==> flow/design.v <==
module TM_ALU (
    input  wire        clk,
    input  wire        reset,
    input  wire [7:0]  AvgTxLen,
    input  wire [7:0]  InstExed,
    input  wire [7:0]  CurTxLen,
    output wire [7:0]  AvgTxLen_new,
    output wire [7:0]  InstExed_new
);
    reg [15:0] mac_result;  
    reg [7:0]  inc_result;
    reg [15:0] mac_reg;     
    reg [7:0]  inc_reg;      
    reg [7:0]  AvgTxLen_reg;  
    always @(posedge clk) begin
        if (reset) begin
            mac_reg      <= 0;
            inc_reg      <= 0;
            AvgTxLen_reg <= 0;
        end else begin
            mac_result     <= AvgTxLen * InstExed;
            mac_reg      <= mac_result + CurTxLen;
            inc_result     <= InstExed + 1;
            inc_reg      <= inc_result;
            AvgTxLen_reg <= AvgTxLen;  
        end
    end
    reg [7:0] AvgTxLen_new_reg;
    always @(posedge clk) begin
        if (reset) begin
            AvgTxLen_new_reg <= 0;
        end else begin
            if (inc_reg == 0) begin  
                AvgTxLen_new_reg <= 0;
            end else begin
                AvgTxLen_new_reg <= mac_reg / inc_reg;
            end
        end
    end
    assign AvgTxLen_new  = AvgTxLen_new_reg;
    assign InstExed_new = (reset) ? 8'b0 : AvgTxLen_reg;  
endmodule
Subject: tool reports on TM_ALU

Hi,

## Tool chain data of TM_ALU

Tool output for the design above before and after an edit, in the order of the flow.
Lines under "before" count in the file above, lines under "after" in the edited file.
"change": "after" minus "before" as printed here.
Operators: Yosys type, input widths -> output width; for muxes data width and select width s.
Not given: n/a

- Top module: TM_ALU
- Clock port: clk
- Library: sky130hd
- Timing corner: tt_025C_1v80

## The edit

The edit as a unified diff against the file above.
The edited RTL no longer does the same as the RTL above: the edit was made by script, with no optimisation intended.

```diff
@@ -2,5 +2,5 @@
     input  wire        clk,
     input  wire        reset,
-    input  wire [7:0]  AvgTxLen,
+    input  wire [7:0]  AvgTxLen_in,
     input  wire [7:0]  InstExed,
     input  wire [7:0]  CurTxLen,
@@ -8,4 +8,6 @@
     output wire [7:0]  InstExed_new
 );
+    reg [7:0] AvgTxLen;
+    always @(posedge clk) AvgTxLen <= AvgTxLen_in;
     reg [15:0] mac_result;  
     reg [7:0]  inc_result;
```

## Word level

Counts by Yosys on the flattened word-level netlist (proc, flatten, opt, wreduce; memories kept). Register bits leave out memories and registers merged into their read ports (data or address); mux counts leave out enables and synchronous resets folded into registers. Print and check cells are left out. Cells with the same type and inputs are merged into one.

Bit counts:

| item | before | after | change |
|---|---|---|---|
| register bits | 64 | 72 | +8 |
| output and inout port bits | 16 | 16 | 0 |
| bits of input ports | 26 | 26 | 0 |

Cells by class:

| item | before | after | change |
|---|---|---|---|
| multipliers | 1 | 1 | 0 |
| $add $sub $neg | 2 | 2 | 0 |
| div/mod/pow operators | 1 | 1 | 0 |
| reductions and logical operators | 2 | 2 | 0 |
| muxes and demuxes | 1 | 1 | 0 |

Unchanged operator kinds not shown: 7.

## Longest topological paths

Depth = most cells in a row (Yosys ltp): at word level without a register or memory, in the mapped netlist without a sequential cell, where the memories' decode and read muxes count.

Logic depth:

| item | before | after | change |
|---|---|---|---|
| word-level depth | 2 | 2 | 0 |
| ABC_AREA | 0 | 0 | n/a |
| depth in mapped cells | 157 | 144 | -13 |
| gate-level depth less buffers | 148 | 139 | -9 |

## Netlist

Source: synth_stat.txt of the flow (Yosys; design flattened, memories mapped). It holds for the ABC_AREA given above (unset counts as 0); a run with the other value may have another netlist.

Synthesis totals:

| item | before | after | change |
|---|---|---|---|
| chip area (Yosys) (um2) | 9683.0 | 10028.4 | +345.4 |
| flip-flop cells | 64 | 72 | +8 |
| mapped cells | 1161 | 1174 | +13 |
| area of sequential cells (um2) | 1521.5 | 1681.6 | +160.1 |
| buffer cells | 38 | 39 | +1 |

Cell types:

| cell | before | after | change |
|---|---|---|---|
| sky130_fd_sc_hd__o21ai_0 | 49 | 30 | -19 |
| sky130_fd_sc_hd__o21a_1 | 52 | 42 | -10 |
| sky130_fd_sc_hd__nand3_1 | 19 | 28 | +9 |
| sky130_fd_sc_hd__dfxtp_1 | 40 | 48 | +8 |
| sky130_fd_sc_hd__nand2_1 | 91 | 84 | -7 |
| sky130_fd_sc_hd__xnor2_1 | 33 | 39 | +6 |
| sky130_fd_sc_hd__mux2_2 | 16 | 22 | +6 |
| sky130_fd_sc_hd__nand2b_1 | 15 | 9 | -6 |
| sky130_fd_sc_hd__o31ai_1 | 15 | 21 | +6 |
| sky130_fd_sc_hd__a21o_2 | 0 | 6 | +6 |
| sky130_fd_sc_hd__clkbuf_1 | 34 | 29 | -5 |
| sky130_fd_sc_hd__mux2i_1 | 16 | 11 | -5 |
| sky130_fd_sc_hd__o21ai_1 | 3 | 8 | +5 |
| sky130_fd_sc_hd__o2111ai_1 | 0 | 5 | +5 |
| sky130_fd_sc_hd__inv_1 | 94 | 90 | -4 |
| sky130_fd_sc_hd__a21oi_1 | 59 | 63 | +4 |
| sky130_fd_sc_hd__and2_1 | 37 | 41 | +4 |
| sky130_fd_sc_hd__or2_2 | 11 | 7 | -4 |

Unchanged cell types not shown: 17.
The list need not be complete.

## Path before layout

Source: OpenSTA report_checks on the synthesized netlist (no wires, ideal clock, input and output delay 20% of the period each), path of least setup slack; recovery checks are left aside. Register names are those of the netlist, which keeps one name where synthesis merged equal registers.

Timing path post-synthesis:

| item | before | after | change |
|---|---|---|---|
| kind | register to register | register to register | n/a |
| start | register inc_reg[7] | register inc_reg[7] | n/a |
| end | register AvgTxLen_new_reg[0] | register AvgTxLen_new_reg[0] | n/a |
| path delay (ps) | 29982 | 28272 | -1710 |
| data required time (ps) | 29835 | 29858 | +23 |
| period (ps) | 30000 | 30000 | 0 |
| buffers on the path | 10 | 7 | -3 |
| path slack (ps) | 18 | 1728 | +1710 |
| arrival time (ps) | 29817 | 28130 | -1687 |
| time at the first pin (ps) | 0 | 0 | 0 |
| library setup time (ps) | 165 | 142 | -23 |
| stages | 147 | 136 | -11 |
| synthesis period reached (ps) | 29982 | 28272 | -1710 |

"path delay" = arrival - input delay + setup time.
"stages" counts driving pins, that of a launching flip-flop among them; a cell with two outputs on the path counts twice.
"synthesis period reached" = period - worst setup slack (recovery checks aside). The figure is calculated, with input and output delays left at 20% of the set period.
A register here has more assigning lines than the two given.

Between the ends, post-synthesis, before:
- Path through: sky130_fd_sc_hd__dfxtp_1 > sky130_fd_sc_hd__buf_6 > sky130_fd_sc_hd__nor4_4 > sky130_fd_sc_hd__nand3_2 > sky130_fd_sc_hd__nor2_1 > sky130_fd_sc_hd__a21oi_1 > sky130_fd_sc_hd__a21oi_1 > sky130_fd_sc_hd__ha_1 > sky130_fd_sc_hd__or3_1 > sky130_fd_sc_hd__and3_1 > sky130_fd_sc_hd__a211o_1 > sky130_fd_sc_hd__and2_1 > sky130_fd_sc_hd__ha_1 > sky130_fd_sc_hd__a21oi_1 > sky130_fd_sc_hd__a2111o_1 > sky130_fd_sc_hd__o221a_2 > sky130_fd_sc_hd__or2_2 > sky130_fd_sc_hd__ha_1 > [... 111 more ...] > sky130_fd_sc_hd__a21o_1 > sky130_fd_sc_hd__nor2b_1 > sky130_fd_sc_hd__nand3_1 > sky130_fd_sc_hd__or4_1 > sky130_fd_sc_hd__buf_6 > sky130_fd_sc_hd__mux2_4 > sky130_fd_sc_hd__ha_1 > sky130_fd_sc_hd__nor2b_1 > sky130_fd_sc_hd__o21ai_0 > sky130_fd_sc_hd__nand2b_1 > sky130_fd_sc_hd__a21oi_1 > sky130_fd_sc_hd__nor2b_1 > sky130_fd_sc_hd__o21ai_0 > sky130_fd_sc_hd__nand2b_1 > sky130_fd_sc_hd__a21oi_1 > sky130_fd_sc_hd__nand2_1 > sky130_fd_sc_hd__a2111oi_0 > sky130_fd_sc_hd__a41oi_1

RTL lines, path post-synthesis, before:

| item | line | RTL |
|---|---|---|
| start: declaration | 13 | `reg [7:0]  inc_reg;` |
| start: assignment | 18 | `inc_reg      <= 0;` |
| start: assignment | 24 | `inc_reg      <= inc_result;` |
| end: assignment | 31 | `AvgTxLen_new_reg <= 0;` |
| end: assignment | 36 | `AvgTxLen_new_reg <= mac_reg / inc_reg;` |
| end: declaration | 28 | `reg [7:0] AvgTxLen_new_reg;` |

before: No chain of elaborated cells between the ends is given.

Between the ends, post-synthesis, after:
- Path through: sky130_fd_sc_hd__dfxtp_1 > sky130_fd_sc_hd__buf_2 > sky130_fd_sc_hd__nor4_4 > sky130_fd_sc_hd__and3_1 > sky130_fd_sc_hd__a21oi_1 > sky130_fd_sc_hd__ha_1 > sky130_fd_sc_hd__a21o_2 > sky130_fd_sc_hd__a31o_2 > sky130_fd_sc_hd__and2_1 > sky130_fd_sc_hd__ha_1 > sky130_fd_sc_hd__o211ai_1 > sky130_fd_sc_hd__a211o_1 > sky130_fd_sc_hd__a32oi_2 > sky130_fd_sc_hd__inv_1 > sky130_fd_sc_hd__ha_1 > sky130_fd_sc_hd__a21oi_1 > sky130_fd_sc_hd__o22ai_1 > sky130_fd_sc_hd__and2_1 > [... 100 more ...] > sky130_fd_sc_hd__a21o_2 > sky130_fd_sc_hd__nor4_2 > sky130_fd_sc_hd__nand2_1 > sky130_fd_sc_hd__or2_1 > sky130_fd_sc_hd__buf_6 > sky130_fd_sc_hd__mux2_4 > sky130_fd_sc_hd__ha_1 > sky130_fd_sc_hd__nor2b_1 > sky130_fd_sc_hd__o21ai_0 > sky130_fd_sc_hd__nand2b_1 > sky130_fd_sc_hd__a21oi_1 > sky130_fd_sc_hd__nor2b_1 > sky130_fd_sc_hd__o21ai_0 > sky130_fd_sc_hd__nand2b_1 > sky130_fd_sc_hd__a21oi_1 > sky130_fd_sc_hd__nand2_1 > sky130_fd_sc_hd__a2111oi_0 > sky130_fd_sc_hd__a41oi_1

RTL lines, path post-synthesis, after:

| item | line | RTL |
|---|---|---|
| start: declaration | 15 | `reg [7:0]  inc_reg;` |
| start: assignment | 20 | `inc_reg      <= 0;` |
| start: assignment | 26 | `inc_reg      <= inc_result;` |
| end: assignment | 33 | `AvgTxLen_new_reg <= 0;` |
| end: assignment | 38 | `AvgTxLen_new_reg <= mac_reg / inc_reg;` |
| end: declaration | 30 | `reg [7:0] AvgTxLen_new_reg;` |

after: No chain of elaborated cells between the ends is given.

## Worst path after layout

Path of least setup slack in the final report of the runs of set A (OpenROAD, finished layout, wires in). Where an end is a register, its clock arrival counts in the times.
The path's times are printed in steps of 10 ps; the period is the one set.

Timing path post-layout:

| item | before | after | change |
|---|---|---|---|
| kind | register to register | register to register | n/a |
| start | register inc_reg[6] | register inc_reg[4] | n/a |
| end | register AvgTxLen_new_reg[0] | register AvgTxLen_new_reg[0] | n/a |
| buffers on the path | 5 | 3 | -2 |
| period (ps) | 29000 | 29000 | 0 |
| time at the first pin (ps) | 330 | 330 | 0 |
| stages | 147 | 137 | -10 |
| library setup time (ps) | 130 | 140 | +10 |
| arrival time (ps) | 27810 | 27770 | -40 |
| path slack (ps) | 1390 | 1430 | +40 |
| data required time (ps) | 29200 | 29200 | 0 |

A register here has more assigning lines than the two given.

Between the ends, post-layout, before:
- Path through: sky130_fd_sc_hd__dfxtp_2 > sky130_fd_sc_hd__nor4_4 > sky130_fd_sc_hd__nand3_2 > sky130_fd_sc_hd__nor2_2 > sky130_fd_sc_hd__a21oi_1 > sky130_fd_sc_hd__a21oi_1 > sky130_fd_sc_hd__ha_1 > sky130_fd_sc_hd__or3_1 > sky130_fd_sc_hd__and3_1 > sky130_fd_sc_hd__a211o_1 > sky130_fd_sc_hd__and2_1 > sky130_fd_sc_hd__ha_4 > sky130_fd_sc_hd__o211ai_1 > sky130_fd_sc_hd__a2111o_1 > sky130_fd_sc_hd__o221a_2 > sky130_fd_sc_hd__or2_2 > sky130_fd_sc_hd__ha_4 > sky130_fd_sc_hd__o211ai_1 > [... 111 more ...] > sky130_fd_sc_hd__a21o_1 > sky130_fd_sc_hd__a21o_1 > sky130_fd_sc_hd__nor2b_1 > sky130_fd_sc_hd__nand3_1 > sky130_fd_sc_hd__or4_4 > sky130_fd_sc_hd__mux2_4 > sky130_fd_sc_hd__ha_1 > sky130_fd_sc_hd__nor2b_1 > sky130_fd_sc_hd__o21ai_1 > sky130_fd_sc_hd__nand2b_1 > sky130_fd_sc_hd__a21oi_1 > sky130_fd_sc_hd__nor2b_1 > sky130_fd_sc_hd__o21ai_1 > sky130_fd_sc_hd__nand2b_1 > sky130_fd_sc_hd__a21oi_2 > sky130_fd_sc_hd__nand2_1 > sky130_fd_sc_hd__a2111oi_4 > sky130_fd_sc_hd__a41oi_1

RTL lines, path post-layout, before:

| item | line | RTL |
|---|---|---|
| start: declaration | 13 | `reg [7:0]  inc_reg;` |
| start: assignment | 18 | `inc_reg      <= 0;` |
| start: assignment | 24 | `inc_reg      <= inc_result;` |
| end: assignment | 31 | `AvgTxLen_new_reg <= 0;` |
| end: assignment | 36 | `AvgTxLen_new_reg <= mac_reg / inc_reg;` |
| end: declaration | 28 | `reg [7:0] AvgTxLen_new_reg;` |

before: No chain of elaborated cells between the ends is given.

Between the ends, post-layout, after:
- Path through: sky130_fd_sc_hd__dfxtp_1 > sky130_fd_sc_hd__nor4_4 > sky130_fd_sc_hd__and3_4 > sky130_fd_sc_hd__a21oi_1 > sky130_fd_sc_hd__ha_1 > sky130_fd_sc_hd__a21o_2 > sky130_fd_sc_hd__a31o_2 > sky130_fd_sc_hd__and2_1 > sky130_fd_sc_hd__ha_4 > sky130_fd_sc_hd__o211ai_1 > sky130_fd_sc_hd__a211o_1 > sky130_fd_sc_hd__a32oi_4 > sky130_fd_sc_hd__inv_1 > sky130_fd_sc_hd__ha_4 > sky130_fd_sc_hd__a31oi_1 > sky130_fd_sc_hd__o22ai_2 > sky130_fd_sc_hd__and2_4 > sky130_fd_sc_hd__mux2_2 > [... 101 more ...] > sky130_fd_sc_hd__a21o_2 > sky130_fd_sc_hd__a21o_2 > sky130_fd_sc_hd__nor4_4 > sky130_fd_sc_hd__nand2_1 > sky130_fd_sc_hd__or2_4 > sky130_fd_sc_hd__mux2_4 > sky130_fd_sc_hd__ha_1 > sky130_fd_sc_hd__nor2b_1 > sky130_fd_sc_hd__o21ai_0 > sky130_fd_sc_hd__nand2b_1 > sky130_fd_sc_hd__a21oi_1 > sky130_fd_sc_hd__nor2b_1 > sky130_fd_sc_hd__o21ai_0 > sky130_fd_sc_hd__nand2b_1 > sky130_fd_sc_hd__a21oi_1 > sky130_fd_sc_hd__nand2_1 > sky130_fd_sc_hd__a2111oi_1 > sky130_fd_sc_hd__a41oi_1

RTL lines, path post-layout, after:

| item | line | RTL |
|---|---|---|
| start: declaration | 15 | `reg [7:0]  inc_reg;` |
| start: assignment | 20 | `inc_reg      <= 0;` |
| start: assignment | 26 | `inc_reg      <= inc_result;` |
| end: assignment | 33 | `AvgTxLen_new_reg <= 0;` |
| end: assignment | 38 | `AvgTxLen_new_reg <= mac_reg / inc_reg;` |
| end: declaration | 30 | `reg [7:0] AvgTxLen_new_reg;` |

after: No chain of elaborated cells between the ends is given.

## Measured runs

Both versions went through the flow (Yosys, OpenROAD) with the same settings in each pair. Constraints: input delay and output delay 20% of the set period each, output load 0.01 pF.

Settings, set A:
- CORE_UTILIZATION: 40
- period_ns: 29.0
- CAP_MARGIN: 20
- CORE_MARGIN: 2
- SLEW_MARGIN: 20

Measured results, set A:

| item | before | after | change |
|---|---|---|---|
| post-route setup TNS (ps) | 0 | 0 | 0 |
| clock period achieved (ps) | 27611 | 27572 | -39 |
| synthesis area (um2) | 9683.0 | 10028.4 | +345.4 |
| standard-cell area after routing (um2) | 11781.3 | 11768.8 | -12.5 |
| worst setup slack after layout (ps) | 1389 | 1428 | +39 |
| overall die area (um2) | 25467.4 | 26352.7 | +885.3 |
| utilization of the finished layout | 0.499 | 0.481 | -0.018 |
| post-route worst hold slack (ps) | 445 | 458 | +13 |

Settings, set B:
- CELL_PAD_IN_SITES_DETAIL_PLACEMENT: 0
- CELL_PAD_IN_SITES_GLOBAL_PLACEMENT: 1
- CORE_UTILIZATION: 16
- CTS_CLUSTER_SIZE: 67
- GPL_ROUTABILITY_DRIVEN: 0
- PLACE_DENSITY_LB_ADDON: 0.1
- period_ns: 47.9
- CAP_MARGIN: 20
- CORE_MARGIN: 2
- SLEW_MARGIN: 20

Measured results, set B:

| item | before | after | change |
|---|---|---|---|
| post-route setup TNS (ps) | 0 | 0 | 0 |
| clock period achieved (ps) | 33980 | 31757 | -2223 |
| synthesis area (um2) | 9683.0 | 10028.4 | +345.4 |
| standard-cell area after routing (um2) | 11325.9 | 11663.7 | +337.8 |
| worst setup slack after layout (ps) | 13920 | 16143 | +2223 |
| overall die area (um2) | 62502.5 | 64696.5 | +2194.0 |
| utilization of the finished layout | 0.188 | 0.189 | +0.001 |
| post-route worst hold slack (ps) | 456 | 452 | -4 |

"clock period achieved": clock period set for the run, less the worst setup slack. It is reckoned from that one timing run; input and output delays stay at 20% of the period that was set.

Regards
